==> flow/design.v <==
module alu_top(CLK, OP1, OP2, OPRN, OUT, ZERO);
	input CLK;
	input [31:0] OP1;
	input [31:0] OP2;
	input [5:0] OPRN;
	output [31:0] OUT;
	output ZERO;
	reg [31:0] op1_q, op2_q;
	reg [5:0] oprn_q;
	reg [31:0] out_q;
	reg zero_q;
	wire [31:0] alu_out;
	wire alu_zero;
	ALU alu_inst(alu_out, alu_zero, op1_q, op2_q, oprn_q);
	always @(posedge CLK) begin
		op1_q <= OP1;
		op2_q <= OP2;
		oprn_q <= OPRN;
		out_q <= alu_out;
		zero_q <= alu_zero;
	end
	assign OUT = out_q;
	assign ZERO = zero_q;
endmodule

`timescale 1ns/10ps
module mux(result, operand1, operand2, control);
	input operand1, operand2, control;
	output result;
	wire notwire, and1wire, and2wire;
	not not1(notwire, control);
	and and1(and1wire, operand1, notwire);
	and and2(and2wire, operand2, control);
	or or1(result, and1wire, and2wire);
endmodule
module mux26_2x1(result, operand1, operand2, control);
	input [25:0] operand1, operand2;
	input control;
	output [25:0] result;
	genvar i; generate
		for (i=0; i<26; i=i+1)begin : mux5_2x1_gen_loop
			mux m(result[i], operand1[i], operand2[i], control);
		end
	endgenerate
endmodule
module mux5_2x1(result, operand1, operand2, control);
	input [4:0] operand1, operand2;
	input control;
	output [4:0] result;
	genvar i; generate
		for (i=0; i<5; i=i+1)begin : mux5_2x1_gen_loop
			mux m(result[i], operand1[i], operand2[i], control);
		end
	endgenerate
endmodule
module mux32_2x1(result, operand1, operand2, control);
	input [31:0] operand1, operand2;
	input control;
	output [31:0] result;
	genvar i; generate
		for (i=0; i<32; i=i+1)begin : mux_gen_loop
			mux m(result[i], operand1[i], operand2[i], control);
		end
	endgenerate
endmodule
module mux64_2x1(result, operand1, operand2, control);
	input [63:0] operand1, operand2;
	input control;
	output [63:0] result;
	genvar i;
	generate
		for (i=0; i<64; i=i+1)
		begin : mux_gen_loop
			mux m(result[i], operand1[i], operand2[i], control);
		end
	endgenerate
endmodule
module mux32_4x1(result, operand1, operand2, operand3, operand4, control);
	input [31:0] operand1, operand2, operand3, operand4;
	input [1:0] control;
	output [31:0] result;
	wire [31:0] mux1Wire, mux2Wire;
	mux32_2x1 m1(.result(mux1Wire), .operand1(operand1), .operand2(operand2), .control(control[0]));
	mux32_2x1 m2(.result(mux2Wire), .operand1(operand3), .operand2(operand4), .control(control[0]));
	mux32_2x1 m3(.result(result), .operand1(mux1Wire), .operand2(mux2Wire), .control(control[1]));
endmodule
module mux32_8x1(result, operand1, operand2, operand3, operand4, 
	operand5, operand6, operand7, operand8, control);
	input [31:0] operand1, operand2, operand3, operand4, operand5, operand6, operand7, operand8;
	input [2:0] control;
	output [31:0] result;
	wire [31:0] mux1Wire, mux2Wire;
	mux32_4x1 m1(mux1Wire, operand1, operand2, operand3, operand4, control[1:0]);
	mux32_4x1 m2(mux2Wire, operand5, operand6, operand7, operand8, control[1:0]);
	mux32_2x1 m3(result, mux1Wire, mux2Wire, control[2]);
endmodule
module mux32_16x1(result, operand1, operand2, operand3, operand4, 
	operand5, operand6, operand7, operand8,
	operand9, operand10, operand11, operand12, 
	operand13, operand14, operand15, operand16, control);
	input [31:0] operand1, operand2, operand3, operand4, 
	operand5, operand6, operand7, operand8, 
	operand9, operand10, operand11, operand12, 
	operand13, operand14, operand15, operand16;
	input [3:0] control;
	output [31:0] result;
	wire [31:0] mux1Wire, mux2Wire;
	mux32_8x1 m1(.result(mux1Wire), .operand1(operand1), .operand2(operand2), .operand3(operand3), 
		.operand4(operand4), .operand5(operand5), .operand6(operand6), .operand7(operand7), 
		.operand8(operand8), .control(control[2:0]));
	mux32_8x1 m2(.result(mux2Wire), .operand1(operand9), .operand2(operand10), .operand3(operand11), 
		.operand4(operand12), .operand5(operand13), .operand6(operand14), .operand7(operand15), 
		.operand8(operand16), .control(control[2:0]));
	mux32_2x1 m3(.result(result), .operand1(mux1Wire), .operand2(mux2Wire), .control(control[3]));
endmodule
module mux32_32x1(result, d0, d1, d2, d3, d4, d5, d6, d7, d8, d9, d10, d11, d12, d13, d14, d15, 
	d16, d17, d18, d19, d20, d21, d22, d23, d24, d25, d26, d27, d28, d29, d30, d31, control);
	input [31:0] d0, d1, d2, d3, d4, d5, d6, d7, d8, d9, d10, d11, d12, d13, d14, d15, 
	d16, d17, d18, d19, d20, d21, d22, d23, d24, d25, d26, d27, d28, d29, d30, d31;
	input [4:0] control;
	output [31:0] result;
	wire [31:0] mux1Wire, mux2Wire;
	mux32_16x1 m1(mux1Wire, d0, d1, d2, d3, d4, d5, d6, d7, 
		d8, d9, d10, d11, d12, d13, d14, d15, control[3:0]);
	mux32_16x1 m2(mux2Wire, d16, d17, d18, d19, d20, d21, d22, d23, 
		d24, d25, d26, d27, d28, d29, d30, d31, control[3:0]);
	mux32_2x1 m3(result, mux1Wire, mux2Wire, control[4]);
endmodule
module twosComplement(result, operand);
	input [31:0] operand;
	output [31:0] result;
	wire [31:0] notwire;
	wire notNeeded;
	wire add = 1'b0;
	wire [31:0] uno = 32'b1;
	genvar i;
	for (i=0; i<32; i=i+1) begin : logic_loop
		not not1(notwire[i], operand[i]);
	end
	rc_add_sub_32 rc(result, notNeeded, notwire, uno, add);
endmodule
module twosComplement64(result, operand);
	input [63:0] operand;
	output [63:0] result;
	wire [63:0] notwire;
	wire notNeeded;
	wire add = 1'b0;
	wire [63:0] uno = 64'b1;
	genvar i;
	for (i=0; i<64; i=i+1) begin : logic_loop
		not not1(notwire[i], operand[i]);
	end
	rc_add_sub_64 rc(result, notNeeded, notwire, uno, add);
endmodule
module buf32(result, operand);
	input [31:0] operand;
	output [31:0] result;
	genvar i;
	for (i=0; i<32; i=i+1) begin : logic_loop
		buf nb(result[i], operand[i]);
	end
endmodule
module lineDecoder2to4(d, b);
	input [1:0] b;
	output [3:0] d;
	wire [1:0] bundle;
	not n0(bundle[0], b[0]);
	not n1(bundle[1], b[1]);
	and a0(d[0], bundle[0], bundle[1]);
	and a1(d[1], bundle[1], b[0]);
	and a2(d[2], b[1], bundle[0]);
	and a3(d[3], b[1], b[0]);
endmodule
module lineDecoder3to8(d, b);
	input [2:0] b;
	output [7:0] d;
	wire [4:0] bundle;
	lineDecoder2to4 l(bundle[3:0], b[1:0]);
	not n0(bundle[4], b[2]);
	genvar i;
	for (i=0; i<4; i=i+1) begin : logic_loop
		and a1(d[i], bundle[i], bundle[4]);
		and a2(d[i+4], bundle[i], b[2]);
	end
endmodule
module lineDecoder4to16(d, b);
	input [3:0] b;
	output [15:0] d;
	wire [8:0] bundle;
	lineDecoder3to8 l(bundle[7:0], b[2:0]);
	not n0(bundle[8], b[3]);
	genvar i;
	for (i=0; i<8; i=i+1) begin : logic_loop
		and a1(d[i], bundle[i], bundle[8]);
		and a2(d[i+8], bundle[i], b[3]);
	end
endmodule
module lineDecoder5to32(d, b);
	input [4:0] b;
	output [31:0] d;
	wire [16:0] bundle;
	lineDecoder4to16 l(bundle[15:0], b[3:0]);
	not n0(bundle[16], b[4]);
	genvar i;
	for (i=0; i<16; i=i+1) begin : logic_loop
		and a1(d[i], bundle[i], bundle[16]);
		and a2(d[i+16], bundle[i], b[4]);
	end
endmodule
module nor32(result, operand1, operand2);
	input [31:0] operand1, operand2;
	output [31:0] result;
	genvar i;
	generate
		for (i=0; i<32; i=i+1)
		begin : nor32_loop
			nor nor1(result[i], operand1[i], operand2[i]);
		end
	endgenerate
endmodule
module and32(result, operand1, operand2);
	input [31:0] operand1, operand2;
	output [31:0] result;
	genvar i;
	generate
		for (i=0; i<32; i=i+1)
		begin : and32_loop
			and a1(result[i], operand1[i], operand2[i]);
		end
	endgenerate
endmodule
module inv32(result, operand);
	input [31:0] operand;
	output [31:0] result;
	genvar i;
	generate
		for (i=0; i<32; i=i+1)
		begin : inv32_loop
			not not1(result[i], operand[i]);
		end
	endgenerate
endmodule
module or31x1(result, operand);
	input [31:0] operand;
	wire [29:0] orWire; 
	output result;
	or o0(orWire[0], operand[0], operand[1]);
	or o1(orWire[1], orWire[0], operand[2]);
	or o2(orWire[2], orWire[1], operand[3]);
	or o3(orWire[3], orWire[2], operand[4]);
	or o4(orWire[4], orWire[3], operand[5]);
	or o5(orWire[5], orWire[4], operand[6]);
	or o6(orWire[6], orWire[5], operand[7]);
	or o7(orWire[7], orWire[6], operand[8]);
	or o8(orWire[8], orWire[7], operand[9]);
	or o9(orWire[9], orWire[8], operand[10]);
	or o10(orWire[10], orWire[9], operand[11]);
	or o11(orWire[11], orWire[10], operand[12]);
	or o12(orWire[12], orWire[11], operand[13]);
	or o13(orWire[13], orWire[12], operand[14]);
	or o14(orWire[14], orWire[13], operand[15]);
	or o15(orWire[15], orWire[14], operand[16]);
	or o16(orWire[16], orWire[15], operand[17]);
	or o17(orWire[17], orWire[16], operand[18]);
	or o18(orWire[18], orWire[17], operand[19]);
	or o19(orWire[19], orWire[18], operand[20]);
	or o20(orWire[20], orWire[19], operand[21]);
	or o21(orWire[21], orWire[20], operand[22]);
	or o22(orWire[22], orWire[21], operand[23]);
	or o23(orWire[23], orWire[22], operand[24]);
	or o24(orWire[24], orWire[23], operand[25]);
	or o25(orWire[25], orWire[24], operand[26]);
	or o26(orWire[26], orWire[25], operand[27]);
	or o27(orWire[27], orWire[26], operand[28]);
	or o28(orWire[28], orWire[27], operand[29]);
	or o29(orWire[29], orWire[28], operand[30]);
	or o30(result, orWire[29], operand[31]);
endmodule
module or32(result, operand1, operand2);
	input [31:0] operand1, operand2;
	output [31:0] result;
	wire [31:0] norWire;
	nor32 n1(norWire, operand1, operand2);
	inv32 i1(result, norWire);
endmodule
module rc_add_sub_32(result, carryOut, operand1, operand2, subtractNotAdd);
	input [31:0] operand1, operand2;
	input subtractNotAdd;
	output [31:0] result;
	output carryOut;
	wire [31:0] xorProduct;
	wire [31:0] wireNext;
	genvar i;
	generate
		for (i=0; i<32; i=i+1) begin : rc_add_sub_32_loop
			xor xor_inst(xorProduct[i], subtractNotAdd, operand2[i]);
			if(i!=0 && i!=31) begin
				full_adder fa(result[i], wireNext[i],
					operand1[i], xorProduct[i], wireNext[i-1]);
			end else if(i==0) begin
				full_adder fa(result[i], wireNext[i],
					operand1[i], xorProduct[i], subtractNotAdd);
			end else if(i==31) begin
				full_adder fa(result[i], carryOut,
					operand1[i], xorProduct[i], wireNext[i-1]);
			end
		end
	endgenerate
endmodule
module rc_add_sub_64(r, c, o, p, sNa);
	input [63:0] o, p;
	input sNa;
	output [63:0] r;
	output c;
	wire [63:0] xorProduct, wireNext;
	genvar i;
	generate
		for (i=0; i<64; i=i+1) begin : rc_add_sub_64_loop
			xor xor_inst(xorProduct[i], sNa, p[i]);
			if(i!=0 && i!=63) begin
				full_adder fa(r[i], wireNext[i], o[i], xorProduct[i], wireNext[i-1]);
			end else if(i==0) begin
				full_adder fa(r[i], wireNext[i], o[i], xorProduct[i], sNa);
			end else if(i==63) begin
				full_adder fa(r[i], c, o[i], xorProduct[i], wireNext[i-1]);
			end
		end
	endgenerate
endmodule
module full_adder(s, co, o, p, ci);
	input o, p, ci;
	output s, co;
	wire HA1sum, HA1carry, HA2carry;
	half_adder h1(HA1sum, HA1carry, o, p);
	half_adder h2(s, HA2carry, HA1sum, ci);
	or orI(co, HA1carry, HA2carry);
endmodule
module half_adder(s, c, o, p);
	input o, p;
	output s, c;
	xor i(s, o, p);
	and j(c, o, p);
endmodule
`timescale 1ns/10ps
module barrel_shifter(result, operand, shift, leftNotRight);
	input [31:0] operand;
	input [31:0] shift;
	input leftNotRight;
	output [31:0] result;
	wire [31:0] shiftOut0, shiftOut1, muxOut;
	wire orResult;
	right_shifter rs(.result(shiftOut0), .operand(operand), .shift(shift[4:0]));
	left_shifter ls(.result(shiftOut1), .operand(operand), .shift(shift[4:0]));
	mux32_2x1 m(.result(muxOut), .operand1(shiftOut0), 
		.operand2(shiftOut1), .control(leftNotRight));
	or31x1 or1(orResult, {5'b0,{shift[31:5]}});
	mux32_2x1 m1(.result(result), .operand1(muxOut), 
		.operand2(0), .control(orResult));
endmodule
module left_shifter(result, operand, shift);
	input [31:0] operand;
	input [4:0] shift;
	output [31:0] result;
	wire mOut [3:0][31:0];
	genvar i, m, j, k;
	generate
		for (i=0; i<=31; i=i+1)
		begin : input_mux_gen_loop_
			if(i>0) begin
				mux m1(.result(mOut[0][i]), .operand1(operand[i]), .operand2(operand[i-1]), .control(shift[0]));
			end else begin
				mux m2(.result(mOut[0][i]), .operand1(operand[i]), .operand2(1'b0), .control(shift[0]));
			end
		end
		for (m=0; m<3; m=m+1)
		begin : inner_col_mux_gen_loop_
			for (k=0; k<=31; k=k+1)
			begin : inner_mux_gen_loop_
				if(k>=2**(m+1)) begin
					mux m3(.result(mOut[m+1][k]), .operand1(mOut[m][k]), .operand2(mOut[m][k-2**(m+1)]), .control(shift[m+1]));
				end else begin
					mux m4(.result(mOut[m+1][k]), .operand1(mOut[m][k]), .operand2(1'b0), .control(shift[m+1]));
				end
			end
		end
		for (j=0; j<=31; j=j+1)
		begin : result_mux_gen_loop_
			if(j>=16) begin
				mux m5(.result(result[j]), .operand1(mOut[3][j]), .operand2(mOut[3][j-16]), .control(shift[4]));
			end else begin
				mux m6(.result(result[j]), .operand1(mOut[3][j]), .operand2(1'b0), .control(shift[4]));
			end
		end
	endgenerate
endmodule
module right_shifter(result, operand, shift);
	input [31:0] operand;
	input [4:0] shift;
	output [31:0] result;
	wire mOut [3:0][31:0];
	genvar i, m, j, k;
	generate
		for (i=0; i<=31; i=i+1)
		begin : input_mux_gen_loop_
			if(i<31) begin
				mux m1(.result(mOut[0][i]), .operand1(operand[i]), .operand2(operand[i+1]), .control(shift[0]));
			end else begin
				mux m2(.result(mOut[0][i]), .operand1(operand[i]), .operand2(1'b0), .control(shift[0]));
			end
		end
		for (m=0; m<3; m=m+1)
		begin : inner_col_mux_gen_loop_
			for (k=0; k<=31; k=k+1)
			begin : inner_mux_gen_loop_
				if(k<32-2**(m+1)) begin
					mux m3(.result(mOut[m+1][k]), .operand1(mOut[m][k]), .operand2(mOut[m][k+2**(m+1)]), .control(shift[m+1]));
				end else begin
					mux m4(.result(mOut[m+1][k]), .operand1(mOut[m][k]), .operand2(1'b0), .control(shift[m+1]));
				end
			end
		end
		for (j=0; j<=31; j=j+1)
		begin : result_mux_gen_loop_
			if(j<16) begin
				mux m5(.result(result[j]), .operand1(mOut[3][j]), .operand2(mOut[3][j+16]), .control(shift[4]));
			end else begin
				mux m6(.result(result[j]), .operand1(mOut[3][j]), .operand2(1'b0), .control(shift[4]));
			end
		end
	endgenerate
endmodule
module mult_32Bit_Unsigned(resultHigh, resultLow, multiplicand, multiplier);
	input [31:0] multiplicand, multiplier;
	output [31:0] resultHigh, resultLow;
	wire cOut [31:0];
	wire [31:0] op2Wire [31:0];
	and32 an(op2Wire[0], multiplicand, {32{multiplier[0]}});
	buf b2(cOut[0], 1'b0);
	buf b(resultLow[0], op2Wire[0][0]);
	genvar j;
	generate
		for (j=1; j<32; j=j+1) begin : loop_
			wire [31:0] op1Wire;
			and32 an(op1Wire, multiplicand, {32{multiplier[j]}});
			rc_add_sub_32 ad(op2Wire[j], cOut[j], op1Wire, {cOut[j-1],{op2Wire[j-1][31:1]}}, 1'b0);
			buf b(resultLow[j], op2Wire[j][0]);
		end
	endgenerate
	buf32 b4(resultHigh, {cOut[31],{op2Wire[31][31:1]}});
endmodule
module mult(resultHigh, resultLow, multiplicand, multiplier);
	input [31:0] multiplicand, multiplier;
	output [31:0] resultHigh, resultLow;
	wire [31:0] bundle [3:0];
	wire [63:0] unsignedWire, twosOutm, muxOut;
	wire xorGate;
	xor o(xorGate, multiplicand[31], multiplier[31]);
	twosComplement t1(bundle[0], multiplicand);
	mux32_2x1 m1(bundle[1], multiplicand, bundle[0], multiplicand[31]);
	twosComplement t2(bundle[2], multiplier);
	mux32_2x1 m2(bundle[3], multiplier, bundle[2], multiplier[31]);
	mult_32Bit_Unsigned mul(unsignedWire[63:32], unsignedWire[31:0], bundle[1], bundle[3]);
	twosComplement64 t3(twosOutm, unsignedWire);
	mux64_2x1 m3(muxOut, unsignedWire, twosOutm, xorGate);
	buf32 b1(resultLow, muxOut[31:0]);
	buf32 b2(resultHigh, muxOut[63:32]);
endmodule
`timescale 1ns/10ps
module ALU(OUT, ZERO, OP1, OP2, OPRN);
	input [(32 -1):0] OP1;  
	input [(32 -1):0] OP2;  
	input [(6 -1):0] OPRN;  
	output [(32 -1):0] OUT;  
	output ZERO;
	wire [31:0] addSubWire;
	wire [31:0] shftWire;
	wire [31:0] mulWire;
	wire [31:0] andWire;
	wire [31:0] orWire;
	wire [31:0] norWire;
	wire [31:0] nullWire;
	wire carryWire;
	wire nonZero;
	wire [31:0] muxWire;
	wire lnr;
	wire andADDWire;
	wire orADDWire;
	and andADD(andADDWire, OPRN[0], OPRN[3]);
	rc_add_sub_32 addSub(.result(addSubWire), .carryOut(carryWire), .operand1(OP1), .operand2(OP2), .subtractNotAdd(OPRN[1])); 
	mult mult_32Bit_Signed(.resultHigh(nullWire), .resultLow(mulWire), .multiplicand(OP1), .multiplier(OP2));
	not lnrNOT(lnr, OPRN[0]);
	barrel_shifter b1(shftWire, OP1, OP2, lnr);
	nor32 n1(.result(norWire), .operand1(OP1), .operand2(OP2));
	or32 o1(.result(orWire), .operand1(OP1), .operand2(OP2));
	and32 a1(.result(andWire), .operand1(OP1), .operand2(OP2));
	mux32_16x1 m1(muxWire, addSubWire, addSubWire, addSubWire, mulWire, 
		shftWire, shftWire, andWire, orWire, 
		norWire, addSubWire, addSubWire, addSubWire, 
		addSubWire, addSubWire, addSubWire, 
		addSubWire, OPRN[3:0]);
	or31x1 or1(nonZero, muxWire);
	not zeroNOT(ZERO, nonZero);
	buf32 bbb(OUT, muxWire);
endmodule
Subject: tool reports on alu_top

Hi,

Tool chain data of alu_top
Tool output for the design above before and after an edit, in the order of the flow.
"unedited" refers to lines of the RTL above, "edited" to lines of the edited file.
"change" is "edited" less "unedited", of the values as shown; "rel. change" is that difference over "unedited", in percent.
Library cell names are shortened.
A cell with -- has no value.
- top: alu_top
- clock input: CLK
- library: sky130hd
- timing corner: tt_025C_1v80

Edit of the RTL
The edit as a unified diff against the file above.
A script made this edit. It changes what the design does and was not meant as an optimisation.
begin of diff
@@ -17,11 +17,10 @@
 		op2_q <= OP2;
 		oprn_q <= OPRN;
-		out_q <= alu_out;
 		zero_q <= alu_zero;
 	end
+	always @(*) out_q = alu_out;
 	assign OUT = out_q;
 	assign ZERO = zero_q;
 endmodule
-
 `timescale 1ns/10ps
 module mux(result, operand1, operand2, control);
end of diff

Elaborated design
Yosys after proc, flatten, opt, wreduce and memory -nomap, before mapping. Enables and synchronous resets that opt folds into registers are not counted as muxes. Print and check cells are not counted. Equal cells are merged and count once.
- word-level totals (item ; unedited ; edited ; change ; rel. change (%)):
    flip-flop bits (word level) ; 101 ; 69 ; -32 ; -31.68
    bits of input ports ; 71 ; 71 ; 0 ; 0.00
    output and inout port bits ; 33 ; 33 ; 0 ; 0.00
    cells after elaboration ; 5667 ; 5666 ; -1 ; -0.02
- cells by class (item ; unedited ; edited ; change ; rel. change (%)):
    bitwise operators ; 5662 ; 5662 ; 0 ; 0.00
Unchanged operator kinds not shown: 4.

Logic depth
Yosys ltp: most cells in a row. Word level: on the elaborated netlist, between registers, memories and ports. Mapped: between sequential cells and ports; inverters and the memories' decode and read muxes count.
- logic depth (item ; unedited ; edited ; change ; rel. change (%)):
    depth in word-level cells ; 139 ; 139 ; 0 ; 0.00
    ABC_AREA ; 0 ; 0 ; -- ; --
    mapped depth ; 133 ; 135 ; +2 ; +1.50
    mapped depth without buffers ; 130 ; 129 ; -1 ; -0.77

Synthesis result
Yosys stat after the flow's synthesis: flattened, memories mapped to cells. It holds for the ABC_AREA given above (unset counts as 0); a run with the other value may have another netlist.
- synthesis totals (item ; unedited ; edited ; change ; rel. change (%)):
    standard cells after synthesis ; 2588 ; 2520 ; -68 ; -2.63
    cell area after synthesis (µm²) ; 23314.9 ; 23461.3 ; +146.4 ; +0.63
    area of sequential cells (µm²) ; 2021.9 ; 1381.3 ; -640.6 ; -31.68
    flip-flop cells ; 101 ; 69 ; -32 ; -31.68
    buffer cells ; 204 ; 241 ; +37 ; +18.14
- cell types (cell type ; unedited ; edited ; change ; rel. change (%)):
    o21ai_0 ; 136 ; 65 ; -71 ; -52.21
    mux4_2 ; 13 ; 58 ; +45 ; +346.15
    nand2_1 ; 587 ; 553 ; -34 ; -5.79
    buf_4 ; 2 ; 36 ; +34 ; +1700.00
    dfxtp_1 ; 101 ; 69 ; -32 ; -31.68
    nor2_1 ; 125 ; 100 ; -25 ; -20.00
    o22ai_1 ; 39 ; 20 ; -19 ; -48.72
    maj3_1 ; 1 ; 14 ; +13 ; +1300.00
    buf_1 ; 38 ; 27 ; -11 ; -28.95
    o211ai_1 ; 24 ; 13 ; -11 ; -45.83
    a21oi_1 ; 68 ; 78 ; +10 ; +14.71
    clkbuf_1 ; 145 ; 154 ; +9 ; +6.21
    o221ai_1 ; 11 ; 3 ; -8 ; -72.73
    o22a_1 ; 9 ; 2 ; -7 ; -77.78
    o2111ai_1 ; 9 ; 3 ; -6 ; -66.67
    nor2b_1 ; 4 ; 10 ; +6 ; +150.00
    o311ai_0 ; 14 ; 9 ; -5 ; -35.71
    o2bb2ai_1 ; 1 ; 6 ; +5 ; +500.00
Unchanged cell types not shown: 12.
The list need not be complete.
The figures by module come from a second, unflattened synthesis with its own total; it is not the netlist above.
- second synthesis, totals (item ; unedited ; edited ; change ; rel. change (%)):
    cells (unflattened synthesis) ; 7289 ; 7257 ; -32 ; -0.44
    area (unflattened synthesis) (µm²) ; 74218.7 ; 73578.1 ; -640.6 ; -0.86
Each row is one instance without its submodules.
- modules, unedited (module ; instances ; cells ; area (µm²) ; seq. area (µm²)):
    half_adder ; 2304 ; 1 ; 12.5 ; 0.0
    mux ; 992 ; 1 ; 15.0 ; 0.0
    rc_add_sub_32 ; 34 ; 36 ; 351.6 ; 0.0
    full_adder ; 1152 ; 1 ; 6.3 ; 0.0
    and32 ; 33 ; 32 ; 200.2 ; 0.0
    alu_top ; 1 ; 103 ; 2062.0 ; 2062.0
    buf32 ; 4 ; 32 ; 240.2 ; 0.0
    rc_add_sub_64 ; 1 ; 71 ; 661.9 ; 0.0
    twosComplement ; 2 ; 34 ; 127.6 ; 0.0
    twosComplement64 ; 1 ; 66 ; 247.7 ; 0.0
    nor32 ; 2 ; 32 ; 120.1 ; 0.0
    or31x1 ; 2 ; 11 ; 75.1 ; 0.0
    inv32 ; 1 ; 32 ; 120.1 ; 0.0
    mult ; 1 ; 1 ; 8.8 ; 0.0
unedited: Modules not listed: 11.
- modules, edited (module ; instances ; cells ; area (µm²) ; seq. area (µm²)):
    half_adder ; 2304 ; 1 ; 12.5 ; 0.0
    mux ; 992 ; 1 ; 15.0 ; 0.0
    rc_add_sub_32 ; 34 ; 36 ; 351.6 ; 0.0
    full_adder ; 1152 ; 1 ; 6.3 ; 0.0
    and32 ; 33 ; 32 ; 200.2 ; 0.0
    alu_top ; 1 ; 71 ; 1421.4 ; 1421.4
    buf32 ; 4 ; 32 ; 240.2 ; 0.0
    rc_add_sub_64 ; 1 ; 71 ; 661.9 ; 0.0
    twosComplement ; 2 ; 34 ; 127.6 ; 0.0
    twosComplement64 ; 1 ; 66 ; 247.7 ; 0.0
    nor32 ; 2 ; 32 ; 120.1 ; 0.0
    or31x1 ; 2 ; 11 ; 75.1 ; 0.0
    inv32 ; 1 ; 32 ; 120.1 ; 0.0
    mult ; 1 ; 1 ; 8.8 ; 0.0
edited: Modules not listed: 11.

Timing after synthesis
Source: OpenSTA report_checks on the synthesized netlist (no wires, ideal clock, input and output delay 20% of the period each), path of least setup slack; recovery checks are left aside. Register names are those of the netlist, which keeps one name where synthesis merged equal registers.
- path after synthesis (item ; unedited ; edited ; change ; rel. change (%)):
    path kind ; register -> register ; register -> output ; -- ; --
    start ; register op2_q[0] ; register op2_q[0] ; -- ; --
    end ; register zero_q ; output OUT[31] ; -- ; --
    clock period (ns) ; 29.5 ; 29.5 ; 0.0 ; 0.00
    external output delay (ns) ; -- ; 5.900 ; -- ; --
    launch time at the first pin (ns) ; 0.000 ; 0.000 ; 0.000 ; --
    arrival time (ns) ; 29.512 ; 29.680 ; +0.168 ; +0.57
    required time (ns) ; 29.412 ; 23.600 ; -5.812 ; -19.76
    slack (ns) ; -0.099 ; -6.080 ; -5.981 ; --
    path delay (ns) ; 29.600 ; 29.680 ; +0.080 ; +0.27
    stages on the path ; 81 ; 84 ; +3 ; +3.70
    synthesis period reached (ns) ; 29.599 ; 35.58 ; +5.981 ; +20.21
"path delay" is the arrival time less input delay plus setup time.
At an output port there is no setup time.
"stages on the path": output pins that drive a net of the path, with the launching flip-flop's if there is one; two outputs of one cell count as two.
"synthesis period reached" is the clock period less the worst setup slack; recovery checks do not enter. This is arithmetic on one report: input and output delays are still those of the set period (20% each).
Between the ends stands the longest chain of elaborated cells between them, by number of cells; it is not shown to be the way that was timed. Of several equally long chains one is given.
Each line given opens the expression or statement behind the cell; cells for indexed reads and writes are added by Yosys, which also makes memories of some case tables.
Between the ends, after synthesis, unedited:
- cell sequence: dfxtp_1 > buf_2 > buf_1 > buf_2 > buf_1 > buf_1 > clkbuf_1 > nand2_1 > fa_1 > fa_1 > fa_1 > inv_1 > fa_1 > inv_1 > fa_1 > fa_1 > fa_1 > fa_1 > (+45 left out) > fa_1 > inv_1 > fa_1 > inv_1 > fa_1 > inv_1 > fa_1 > ha_1 > inv_1 > ha_1 > mux2i_1 > nor2_1 > a211oi_1 > nor2_1 > o21ai_0 > o31ai_1 > or4b_2 > nor4_2
- elaborated cells between the ends (all ways) at 5041
- those cells by class: 5041 x logic
- RTL lines, path after synthesis, unedited (item ; line ; text):
    start, declared ; 8 ; reg [31:0] op1_q, op2_q;
    start, assigned ; 17 ; op2_q <= OP2;
    end, assigned ; 20 ; zero_q <= alu_zero;
    end, declared ; 11 ; reg zero_q;
unedited: No chain of elaborated cells between the ends is given.
Some nets on the timed path still bear RTL names; the line given drives or declares the net.
- named nets, after synthesis, unedited (net ; line ; text):
    alu_inst.m1.m3.mux_gen_loop[30].m.result ; 34 ; or or1(result, and1wire, and2wire);
Between the ends, after synthesis, edited:
- cell sequence: dfxtp_1 > buf_2 > inv_2 > buf_1 > clkbuf_1 > buf_1 > ha_1 > mux2_2 > clkbuf_1 > and2_1 > ha_1 > inv_1 > fa_1 > fa_1 > fa_1 > fa_1 > fa_1 > fa_1 > (+48 left out) > inv_1 > fa_1 > inv_1 > fa_1 > inv_1 > fa_1 > ha_1 > inv_1 > ha_1 > nor2b_1 > xnor2_1 > xnor2_1 > xnor2_1 > xnor2_1 > xnor2_1 > a211oi_1 > or2_2 > buf_4
- cells in the longest elaborated chain: 136
- elaborated cells between the ends (all ways) at 3210
- those cells by class: 3210 x logic
- RTL lines, path after synthesis, edited (item ; line ; text):
    start, declared ; 8 ; reg [31:0] op1_q, op2_q;
    start, assigned ; 17 ; op2_q <= OP2;
    1-bit inverter ; 137 ; not not1(notwire[i], operand[i]);
    1-bit XOR ; 340 ; xor i(s, o, p);
    1-bit AND ; 32 ; and and2(and2wire, operand2, control);
    1-bit bitwise OR ; 33 ; or or1(result, and1wire, and2wire);
    1-bit AND ; 227 ; and a1(result[i], operand1[i], operand2[i]);
    1-bit XOR ; 340 ;
    1-bit AND ; 341 ; and j(c, o, p);
    (+122 left out) ; -- ;
    1-bit bitwise OR ; 33 ;
    1-bit AND ; 32 ;
    1-bit bitwise OR ; 33 ;
    1-bit AND ; 31 ; and and1(and1wire, operand1, notwire);
    1-bit bitwise OR ; 33 ;
    1-bit AND ; 31 ;
    1-bit bitwise OR ; 33 ;
    end, declared ; 6 ; output [31:0] OUT;
- named nets, after synthesis, edited (net ; line):
    alu_inst.m1.m3.mux_gen_loop[31].m.result ; 33

Worst path after layout
Path of least setup slack in the final report of the runs of set A (OpenROAD, finished layout, wires in). Where an end is a register, its clock arrival counts in the times.
- path post-layout (item ; unedited ; edited ; change ; rel. change (%)):
    path kind ; register -> register ; register -> output ; -- ; --
    start ; register op1_q[1] ; register op2_q[1] ; -- ; --
    end ; register zero_q ; output OUT[31] ; -- ; --
    clock period (ns) ; 29.0 ; 29.0 ; 0.0 ; 0.00
    external output delay (ns) ; -- ; 5.80 ; -- ; --
    launch time at the first pin (ns) ; 0.38 ; 0.39 ; +0.01 ; +2.63
    arrival time (ns) ; 28.87 ; 28.58 ; -0.29 ; -1.00
    required time (ns) ; 29.29 ; 23.20 ; -6.09 ; -20.79
    slack (ns) ; 0.42 ; -5.38 ; -5.80 ; --
    stages on the path ; 80 ; 81 ; +1 ; +1.25
Between the ends stands the longest chain of elaborated cells between them, by number of cells; it is not shown to be the way that was timed. Of several equally long chains one is given.
Between the ends, post-layout, unedited:
- cell sequence: dfxtp_2 > inv_2 > ha_4 > mux2i_4 > nor2_2 > ha_4 > inv_2 > fa_2 > fa_2 > fa_2 > fa_2 > fa_2 > fa_2 > fa_2 > fa_2 > fa_2 > fa_2 > fa_2 > (+44 left out) > fa_2 > inv_2 > fa_1 > inv_2 > fa_1 > ha_4 > inv_4 > ha_4 > nor2b_2 > xnor2_1 > xnor2_1 > xnor2_1 > xnor2_1 > xnor3_1 > a21oi_1 > a211oi_1 > buf_4 > nor4_4
- cells in the longest elaborated chain: 139
- elaborated cells between the ends (all ways) at 4291
- noted source lines of those cells: 42
- those cells by class: 4291 x logic
- RTL lines, path post-layout, unedited (item ; line ; text):
    start, declared ; 8 ; reg [31:0] op1_q, op2_q;
    start, assigned ; 16 ; op1_q <= OP1;
    1-bit inverter ; 138 ; not not1(notwire[i], operand[i]);
    1-bit AND ; 342 ; and j(c, o, p);
    1-bit XOR ; 341 ; xor i(s, o, p);
    1-bit AND ; 33 ; and and2(and2wire, operand2, control);
    1-bit bitwise OR ; 34 ; or or1(result, and1wire, and2wire);
    1-bit AND ; 228 ; and a1(result[i], operand1[i], operand2[i]);
    1-bit XOR ; 341 ;
    (+125 left out) ; -- ;
    1-bit bitwise OR ; 34 ;
    1-bit AND ; 32 ; and and1(and1wire, operand1, notwire);
    1-bit bitwise OR ; 34 ;
    1-bit AND ; 32 ;
    1-bit bitwise OR ; 34 ;
    1-bit bitwise OR ; 277 ; or o30(result, orWire[29], operand[31]);
    1-bit inverter ; 502 ; not zeroNOT(ZERO, nonZero);
    end, assigned ; 20 ; zero_q <= alu_zero;
    end, declared ; 11 ; reg zero_q;
Some nets on the timed path still bear RTL names; the line given drives or declares the net.
- named nets, post-layout, unedited (net ; line):
    alu_inst.m1.m3.mux_gen_loop[31].m.result ; 34
Between the ends, post-layout, edited:
- cell sequence: dfxtp_4 > inv_4 > ha_4 > mux2_4 > and2_4 > ha_4 > inv_2 > fa_2 > fa_2 > fa_2 > inv_2 > fa_1 > inv_1 > fa_1 > fa_1 > fa_1 > fa_2 > fa_2 > (+45 left out) > inv_2 > fa_2 > inv_2 > fa_1 > inv_1 > fa_1 > ha_4 > inv_4 > ha_4 > nor2b_4 > xnor2_2 > xnor2_1 > xnor2_1 > xnor2_2 > xnor2_2 > a211oi_2 > or2_4 > buf_6
- cells in the longest elaborated chain: 136
- elaborated cells between the ends (all ways) at 3125
- those cells by class: 3125 x logic
- RTL lines, path post-layout, edited (item ; line ; text):
    start, declared ; 8 ; reg [31:0] op1_q, op2_q;
    start, assigned ; 17 ; op2_q <= OP2;
    1-bit inverter ; 137 ; not not1(notwire[i], operand[i]);
    1-bit XOR ; 340 ; xor i(s, o, p);
    1-bit AND ; 32 ; and and2(and2wire, operand2, control);
    1-bit bitwise OR ; 33 ; or or1(result, and1wire, and2wire);
    1-bit AND ; 227 ; and a1(result[i], operand1[i], operand2[i]);
    1-bit XOR ; 340 ;
    1-bit AND ; 341 ; and j(c, o, p);
    (+122 left out) ; -- ;
    1-bit bitwise OR ; 33 ;
    1-bit AND ; 32 ;
    1-bit bitwise OR ; 33 ;
    1-bit AND ; 31 ; and and1(and1wire, operand1, notwire);
    1-bit bitwise OR ; 33 ;
    1-bit AND ; 31 ;
    1-bit bitwise OR ; 33 ;
    end, declared ; 6 ; output [31:0] OUT;

Measured runs
Both versions went through the flow (Yosys, OpenROAD) with the same settings in each pair. Constraints: input delay and output delay 20% of the set period each, output load 0.01 pF.
Settings, set A:
- period_ns at 29.0
- CAP_MARGIN at 20
- CORE_MARGIN at 2
- CORE_UTILIZATION: 40
- SLEW_MARGIN at 20
- final reports, set A (item ; unedited ; edited ; change ; rel. change (%)):
    chip area in the Yosys report (µm²) ; 23314.9 ; 23461.3 ; +146.4 ; +0.63
    die area (µm²) ; 60233.4 ; 60607.1 ; +373.7 ; +0.62
    standard-cell area after routing (µm²) ; 26555.5 ; 27174.8 ; +619.3 ; +2.33
    post-layout utilization (%) ; 46.0 ; 47.0 ; +1.0 ; --
    setup slack of the worst path (ns) ; 0.424 ; -5.376 ; -5.800 ; --
    total negative slack on setup checks (ns) ; 0.000 ; -21.952 ; -21.952 ; --
    worst-case hold slack (ns) ; 0.807 ; 1.238 ; +0.431 ; --
Settings, set B:
- CELL_PAD_IN_SITES_GLOBAL_PLACEMENT at 2
- CORE_UTILIZATION: 40
- CTS_CLUSTER_DIAMETER: 323
- noted GPL_ROUTABILITY_DRIVEN: 1
- PLACE_DENSITY_LB_ADDON: 0.16
- SLEW_MARGIN at 25
- noted TNS_END_PERCENT: 85
- period_ns at 52.2
- CAP_MARGIN at 20
- CORE_MARGIN at 2
- final reports, set B (item ; unedited ; edited ; change ; rel. change (%)):
    chip area in the Yosys report (µm²) ; 23314.9 ; 23461.3 ; +146.4 ; +0.63
    die area (µm²) ; 60233.4 ; 60607.1 ; +373.7 ; +0.62
    standard-cell area after routing (µm²) ; 25361.8 ; 25126.6 ; -235.2 ; -0.93
    post-layout utilization (%) ; 44.0 ; 43.5 ; -0.5 ; --
    setup slack of the worst path (ns) ; 20.727 ; 9.336 ; -11.391 ; --
    total negative slack on setup checks (ns) ; 0.000 ; 0.000 ; 0.000 ; --
    worst-case hold slack (ns) ; 0.910 ; 1.148 ; +0.238 ; --

Regards
